==> flow/design.v <==
module RandomNumberGenerator(clk, rst, load, key_x, seed_r, seed_g, seed_b, Rout, Gout, Bout, Key_ready);
    input wire clk;
    input wire rst;
    input wire load;                  
    input wire [15:0] key_x;          
    input wire [15:0] seed_r;         
    input wire [15:0] seed_g;
    input wire [15:0] seed_b;
    output reg [7:0] Rout;
    output reg [7:0] Gout;
    output reg [7:0] Bout;
    output reg Key_ready;
    wire Rout_bit;
    wire Gout_bit;
    wire Bout_bit;
    reg[15:0] Rlfsr;
    reg[15:0] Glfsr;
    reg[15:0] Blfsr;
    reg [2:0] bit_count;
    wire Rfeedback_lfsr;
    wire Gfeedback_lfsr;
    wire Bfeedback_lfsr;
    wire Rout_lfsr;
    wire Gout_lfsr;
    wire Bout_lfsr;
    reg signed [15:0] x; 
    reg signed [31:0] x_square; 
    reg signed [31:0] x_mult;  
    reg signed [15:0] x_next;
    wire out_chaotic;
    assign Rfeedback_lfsr = Rlfsr[15] ^ Rlfsr[13] ^ Rlfsr[12] ^ Rlfsr[10]; 
    assign Gfeedback_lfsr = Glfsr[15] ^ Glfsr[13] ^ Glfsr[12] ^ Glfsr[10]; 
    assign Bfeedback_lfsr = Blfsr[15] ^ Blfsr[13] ^ Blfsr[12] ^ Blfsr[10]; 
    assign Rout_lfsr = Rlfsr[15];
    assign Gout_lfsr = Glfsr[15];
    assign Bout_lfsr = Blfsr[15];
    assign out_chaotic = x_next[15];
    assign Rout_bit = Rout_lfsr ^ out_chaotic;
    assign Gout_bit = Gout_lfsr ^ out_chaotic;
    assign Bout_bit = Bout_lfsr ^ out_chaotic;
    always @(posedge clk or posedge rst) begin
        if (rst) begin
            Rlfsr <= 16'b0000000000000001;
            Glfsr <= 16'b0000000000000010;
            Blfsr <= 16'b0000000000000011;
            x <= 16'sh7EF0;                          
            Rout <= 8'b0;
            Gout <= 8'b0;
            Bout <= 8'b0;
            Key_ready <= 0;
            bit_count <=0;
            x_square <= 0;
            x_next <= 0;
            x_mult <= 0;
        end
        else if (load) begin
            Rlfsr <= seed_r;
            Glfsr <= seed_g;
            Blfsr <= seed_b;
            x <= key_x;
            Rout <= 8'b0;
            Gout <= 8'b0;
            Bout <= 8'b0;
            Key_ready <= 0;
            bit_count <=0;
            x_square <= 0;
            x_next <= 0;
            x_mult <= 0;
        end
        else begin
            Rlfsr <= {Rlfsr[14:0], Rfeedback_lfsr};
            Glfsr <= {Glfsr[14:0], Gfeedback_lfsr};
            Blfsr <= {Blfsr[14:0], Bfeedback_lfsr};
            Rout <= {Rout[6:0], Rout_bit};
            Gout <= {Gout[6:0], Gout_bit};
            Bout <= {Bout[6:0], Bout_bit};
            if (bit_count == 3'd7) begin
                Key_ready <= 1;   
                bit_count <= 0;
            end 
            else begin
                Key_ready <= 0;
                bit_count <= bit_count + 1;
            end
            x_square <= x * x;                        
            x_mult <= x_square <<< 1;                 
            x_next <= 16'sh7FFF - x_mult[30:15];      
            x <= x_next;
        end
    end
endmodule
# From RTL to reports: RandomNumberGenerator
# What the tools print for RandomNumberGenerator, step after step.
# Lines are those of the file above, counted from 1.
# Operators: Yosys type, input widths -> output width; for muxes data width and select width s.
# Library cell names are shortened.
# A cell with n/a has no value.
# design
design	RandomNumberGenerator
clk_port	clk
library	sky130hd
corner	tt_025C_1v80

# Word-level counts
# Yosys after proc, flatten, opt, wreduce and memory -nomap, before mapping. Enables and synchronous resets that opt folds into registers are not counted as muxes. Memory bits, and registers merged into a memory's read port (data or address), are not among the register bits. Print and check cells are not counted. Equal cells are merged and count once.
# classes
addsub	2
n_mul	1
n_div	0
compare	0
eq_ne	1
shifts	0
n_mux	14
bitwise	12
n_reduce_logical	0
# op_table
cell	count
$mul 16x16->30	1
$mux 16	5
$mux 31	1
$mux 30	1
$mux 8	3
$sub 15x16->16 const A	1
$xor 1x1->1	12
$mux 3	2
$add 3x1->3 const B	1
$eq 3x3->1 const B	1
$mux 1	2
# bits
reg_bits	169
latch_bits	0
ram_bits	0
romBits	0
clocked_rd_ports_x_width	0
n_memories	0
in_bits	67
out_inout_bits	25
wordCells	42

# Depth
# Depth = most cells in a row (Yosys ltp): at word level without a register or memory, in the mapped netlist without a sequential cell, where the memories' decode and read muxes count.
# logic_depth
ltp_word	4
ABC_AREA	0
depth_mapped	24
depth_no_buf	22

# Synthesis result
# Yosys stat after the flow's synthesis: flattened, memories mapped to cells. It holds for the ABC_AREA given above (unset counts as 0); a run with the other value may have another netlist.
# Totals and module areas in this step are rounded.
# by_type
type	count	type_area_um2
fa_1	223	4.46E+03
dfrtp_1	126	3.15E+03
inv_1	313	1.17E+03
ha_1	85	1063.52
mux2_2	64	720.691
dfstp_2	14	367.853
xnor2_1	34	297.786
nand2_1	79	296.534
nor2b_1	45	281.52
nor2_1	66	247.738
and2_1	36	225.216
clkbuf_1	30	112.608
a21oi_1	14	70.067
nor3_1	12	60.058
o21ai_0	12	60.058
a21o_1	7	52.55
xor2_1	6	52.55
nand2b_1	6	37.536
# Other cell types: 25; their cells: 45.
# mapped
mapped_cells	1217
area_um2	13080
sequential_area_um2	3521
flip_flops	140
buffers	37

# Worst setup path after synthesis
# Source: OpenSTA report_checks on the synthesized netlist (no wires, ideal clock, input and output delay 20% of the period each), path of least setup slack; recovery checks are left aside. Register names are those of the netlist, which keeps one name where synthesis merged equal registers.
# synth_timing
path_kind	register to register
startpoint	register x[15]
endpoint	register x_square[28]
clock_period_ns	10.0
setup_time_ns	0.128
t_first_pin_ns	0.000
t_arrival_ns	5.956
t_required_ns	9.872
slack_ns	3.917
path_delay_ns	6.084
driving_pins	19
path_buffers	1
period_less_setup_slack_ns	6.083
# "path_delay_ns" = arrival - input delay + setup time.
# "driving_pins": output pins that drive a net of the path, with the launching flip-flop's if there is one; two outputs of one cell count as two.
# "period_less_setup_slack_ns" = period - worst setup slack (recovery checks aside). The figure is calculated, with input and output delays left at 20% of the set period.
# Between the ends stands the longest chain of elaborated cells between them, by number of cells; it is not shown to be the way that was timed. Of several equally long chains one is given.
# A line is the first line of the expression or statement that the cell stems from. Yosys adds cells for indexed reads and writes and turns some case tables into memories.
# At most two assigning lines are given for a register; there are more.
# synth_via
cell_sequence	dfrtp_1 > inv_1 > buf_1 > nor2_1 > fa_1 > inv_1 > fa_1 > inv_1 > fa_1 > fa_1 > fa_1 > fa_1 > ha_1 > and3_1 > a22o_1 > a21oi_2 > a211oi_4 > o41ai_2 > mux2_1
elab_chain_len	2
cells_between	2
cone_lines	2
cone_classes	mul (1); mux (1)
# synth_rtl
item	line_no	text
start, declared	26	reg signed [15:0] x;
start, assigned	60	x <= key_x;
start, assigned	88	x <= x_next;
$mul 16x16->30	85	x_square <= x * x;
$mux 30	56	else if (load) begin
end, assigned	52	x_square <= 0;
end, assigned	85

# Timing after layout
# Path of least setup slack in the final report of run A (OpenROAD, finished layout, wires in). Where an end is a register, its clock arrival counts in the times.
# layout_timing
path_kind	register to register
startpoint	register x[4]
endpoint	register x_square[28]
clock_period_ns	4.44
setup_time_ns	0.11
t_first_pin_ns	0.41
t_arrival_ns	6.10
t_required_ns	4.74
slack_ns	-1.36
driving_pins	18
path_buffers	2
# Between the ends stands the longest chain of elaborated cells between them, by number of cells; it is not shown to be the way that was timed. Of several equally long chains one is given.
# At most two assigning lines are given for a register; there are more.
# layout_via
cell_sequence	dfstp_4 > nand2_4 > buf_6 > fa_1 > buf_4 > fa_2 > inv_2 > fa_1 > fa_1 > fa_1 > fa_1 > ha_4 > and3_4 > a22o_1 > a21oi_4 > a211oi_4 > o41ai_2 > mux2_1
elab_chain_len	2
cells_between	2
cone_lines	2
cone_classes	mul (1); mux (1)
# layout_rtl
item	line_no	text
start, declared	26	reg signed [15:0] x;
start, assigned	60	x <= key_x;
start, assigned	88	x <= x_next;
$mul 16x16->30	85	x_square <= x * x;
$mux 30	56	else if (load) begin
end, assigned	52	x_square <= 0;
end, assigned	85

Memo
Re: implementation data of RandomNumberGenerator

Measured data: module RandomNumberGenerator, platform sky130hd, 4 stored runs of the flow under differing settings, order arbitrary. Input and output delays are each 20% of the period that was set; the output load is 0.01 pF.
"timing.achieved_period_ns": clock period set for the run, less the worst setup slack. It is reckoned from that one timing run; input and output delays stay at 20% of the period that was set.
"timing.worst_path_ns" is the time allowed to the run's worst setup path (the clock period less input and output delay, where it has them) less its slack. Clock arrival times count: a late capture clock shortens it, a late launch clock lengthens it.
Values from the reports are rounded here.

Run A, flow files:
==> flow/run.sh <==
#!/bin/bash
# the make line also repeats the synthesis and layout settings of config.mk as NAME=value (left out here)
make -C /OpenROAD-flow-scripts/flow DESIGN_CONFIG=/design/flow/config.mk WORK_HOME=/design/flow/orfs CLKGATE_MAP_FILE= finish
==> flow/config.mk <==
export PLATFORM = sky130hd
export DESIGN_NAME = RandomNumberGenerator
export DESIGN_NICKNAME = RandomNumberGenerator
export VERILOG_FILES = /design/flow/design.v
export SDC_FILE = /design/flow/constraint.sdc
export NUM_CORES = 4
export LEC_CHECK = 0
export ABC_AREA = 0
export CAP_MARGIN = 20
export CORE_ASPECT_RATIO = 1.28
export CORE_MARGIN = 4
export CORE_UTILIZATION = 40
export MIN_ROUTING_LAYER = met1
export PLACE_DENSITY_LB_ADDON = 0.03
export SETUP_SLACK_MARGIN = 0.95
export SLEW_MARGIN = 20
==> flow/constraint.sdc <==
create_clock -name core_clock -period 4.44 [get_ports {clk}]
set_input_delay 0.8880 -clock core_clock [delete_from_list [all_inputs] [get_ports {clk}]]
set_output_delay 0.8880 -clock core_clock [all_outputs]
set_load 0.01 [all_outputs]

==> results of run A, as CSV <==
result,value
setupTns_ns,-19.48
yosys.chip_area_um2,13080
timing.worst_path_ns,5.80
timing.worst_path_kind,"register to register"
timing.achieved_period_ns,5.798
finalUtil_frac,0.536
die_footprint_um2,35670
stdcell_area_um2,17220
timing.hold.ws_ns,0.386
worst_setup_slack_ns,-1.358

Run B, flow files:
==> flow/run.sh <==
#!/bin/bash
# the make line also repeats the synthesis and layout settings of config.mk as NAME=value (left out here)
make -C /OpenROAD-flow-scripts/flow DESIGN_CONFIG=/design/flow/config.mk WORK_HOME=/design/flow/orfs CLKGATE_MAP_FILE= finish
==> flow/config.mk <==
export PLATFORM = sky130hd
export DESIGN_NAME = RandomNumberGenerator
export DESIGN_NICKNAME = RandomNumberGenerator
export VERILOG_FILES = /design/flow/design.v
export SDC_FILE = /design/flow/constraint.sdc
export NUM_CORES = 4
export LEC_CHECK = 0
export ABC_AREA = 0
export CAP_MARGIN = 20
export CELL_PAD_IN_SITES_GLOBAL_PLACEMENT = 1
export CORE_ASPECT_RATIO = 1.73
export CORE_MARGIN = 2
export CORE_UTILIZATION = 40
export CTS_CLUSTER_SIZE = 56
export GPL_TIMING_DRIVEN = 1
export MAX_ROUTING_LAYER = met4
export SETUP_SLACK_MARGIN = 0.34
export SLEW_MARGIN = 20
export TNS_END_PERCENT = 90
==> flow/constraint.sdc <==
create_clock -name core_clock -period 4.09 [get_ports {clk}]
set_input_delay 0.8180 -clock core_clock [delete_from_list [all_inputs] [get_ports {clk}]]
set_output_delay 0.8180 -clock core_clock [all_outputs]
set_load 0.01 [all_outputs]

==> results of run B, as CSV <==
result,value
setupTns_ns,-25.64
yosys.chip_area_um2,13080
timing.worst_path_ns,5.89
timing.worst_path_kind,"register to register"
timing.achieved_period_ns,5.885
finalUtil_frac,0.53
die_footprint_um2,34200
stdcell_area_um2,17200
timing.hold.ws_ns,0.386
worst_setup_slack_ns,-1.795

Run C, flow files:
==> flow/run.sh <==
#!/bin/bash
# the make line also repeats the synthesis and layout settings of config.mk as NAME=value (left out here)
make -C /OpenROAD-flow-scripts/flow DESIGN_CONFIG=/design/flow/config.mk WORK_HOME=/design/flow/orfs CLKGATE_MAP_FILE= finish
==> flow/config.mk <==
export PLATFORM = sky130hd
export DESIGN_NAME = RandomNumberGenerator
export DESIGN_NICKNAME = RandomNumberGenerator
export VERILOG_FILES = /design/flow/design.v
export SDC_FILE = /design/flow/constraint.sdc
export NUM_CORES = 4
export LEC_CHECK = 0
export CAP_MARGIN = 20
export CORE_MARGIN = 2
export CORE_UTILIZATION = 40
export CTS_CLUSTER_SIZE = 79
export SLEW_MARGIN = 20
export TNS_END_PERCENT = 5
==> flow/constraint.sdc <==
create_clock -name core_clock -period 10.0 [get_ports {clk}]
set_input_delay 2.0000 -clock core_clock [delete_from_list [all_inputs] [get_ports {clk}]]
set_output_delay 2.0000 -clock core_clock [all_outputs]
set_load 0.01 [all_outputs]

==> results of run C, as CSV <==
result,value
setupTns_ns,0.000
yosys.chip_area_um2,13080
timing.worst_path_ns,6.81
timing.worst_path_kind,"register to register"
timing.achieved_period_ns,6.808
finalUtil_frac,0.463
die_footprint_um2,34150
stdcell_area_um2,15000
timing.hold.ws_ns,0.386
worst_setup_slack_ns,3.192

Run D, flow files:
==> flow/run.sh <==
#!/bin/bash
# the make line also repeats the synthesis and layout settings of config.mk as NAME=value (left out here)
make -C /OpenROAD-flow-scripts/flow DESIGN_CONFIG=/design/flow/config.mk WORK_HOME=/design/flow/orfs CLKGATE_MAP_FILE= finish
==> flow/config.mk <==
export PLATFORM = sky130hd
export DESIGN_NAME = RandomNumberGenerator
export DESIGN_NICKNAME = RandomNumberGenerator
export VERILOG_FILES = /design/flow/design.v
export SDC_FILE = /design/flow/constraint.sdc
export NUM_CORES = 4
export LEC_CHECK = 0
export ABC_AREA = 1
export CAP_MARGIN = 0
export CORE_MARGIN = 2
export CORE_UTILIZATION = 40
export CTS_CLUSTER_SIZE = 79
export GPL_ROUTABILITY_DRIVEN = 0
export SLEW_MARGIN = 20
export TNS_END_PERCENT = 5
==> flow/constraint.sdc <==
create_clock -name core_clock -period 10.0 [get_ports {clk}]
set_input_delay 2.0000 -clock core_clock [delete_from_list [all_inputs] [get_ports {clk}]]
set_output_delay 2.0000 -clock core_clock [all_outputs]
set_load 0.01 [all_outputs]

==> results of run D, as CSV <==
result,value
setupTns_ns,0.000
yosys.chip_area_um2,14040
timing.worst_path_ns,6.24
timing.worst_path_kind,"register to register"
timing.achieved_period_ns,6.237
finalUtil_frac,0.462
die_footprint_um2,36600
stdcell_area_um2,15970
timing.hold.ws_ns,0.382
worst_setup_slack_ns,3.763
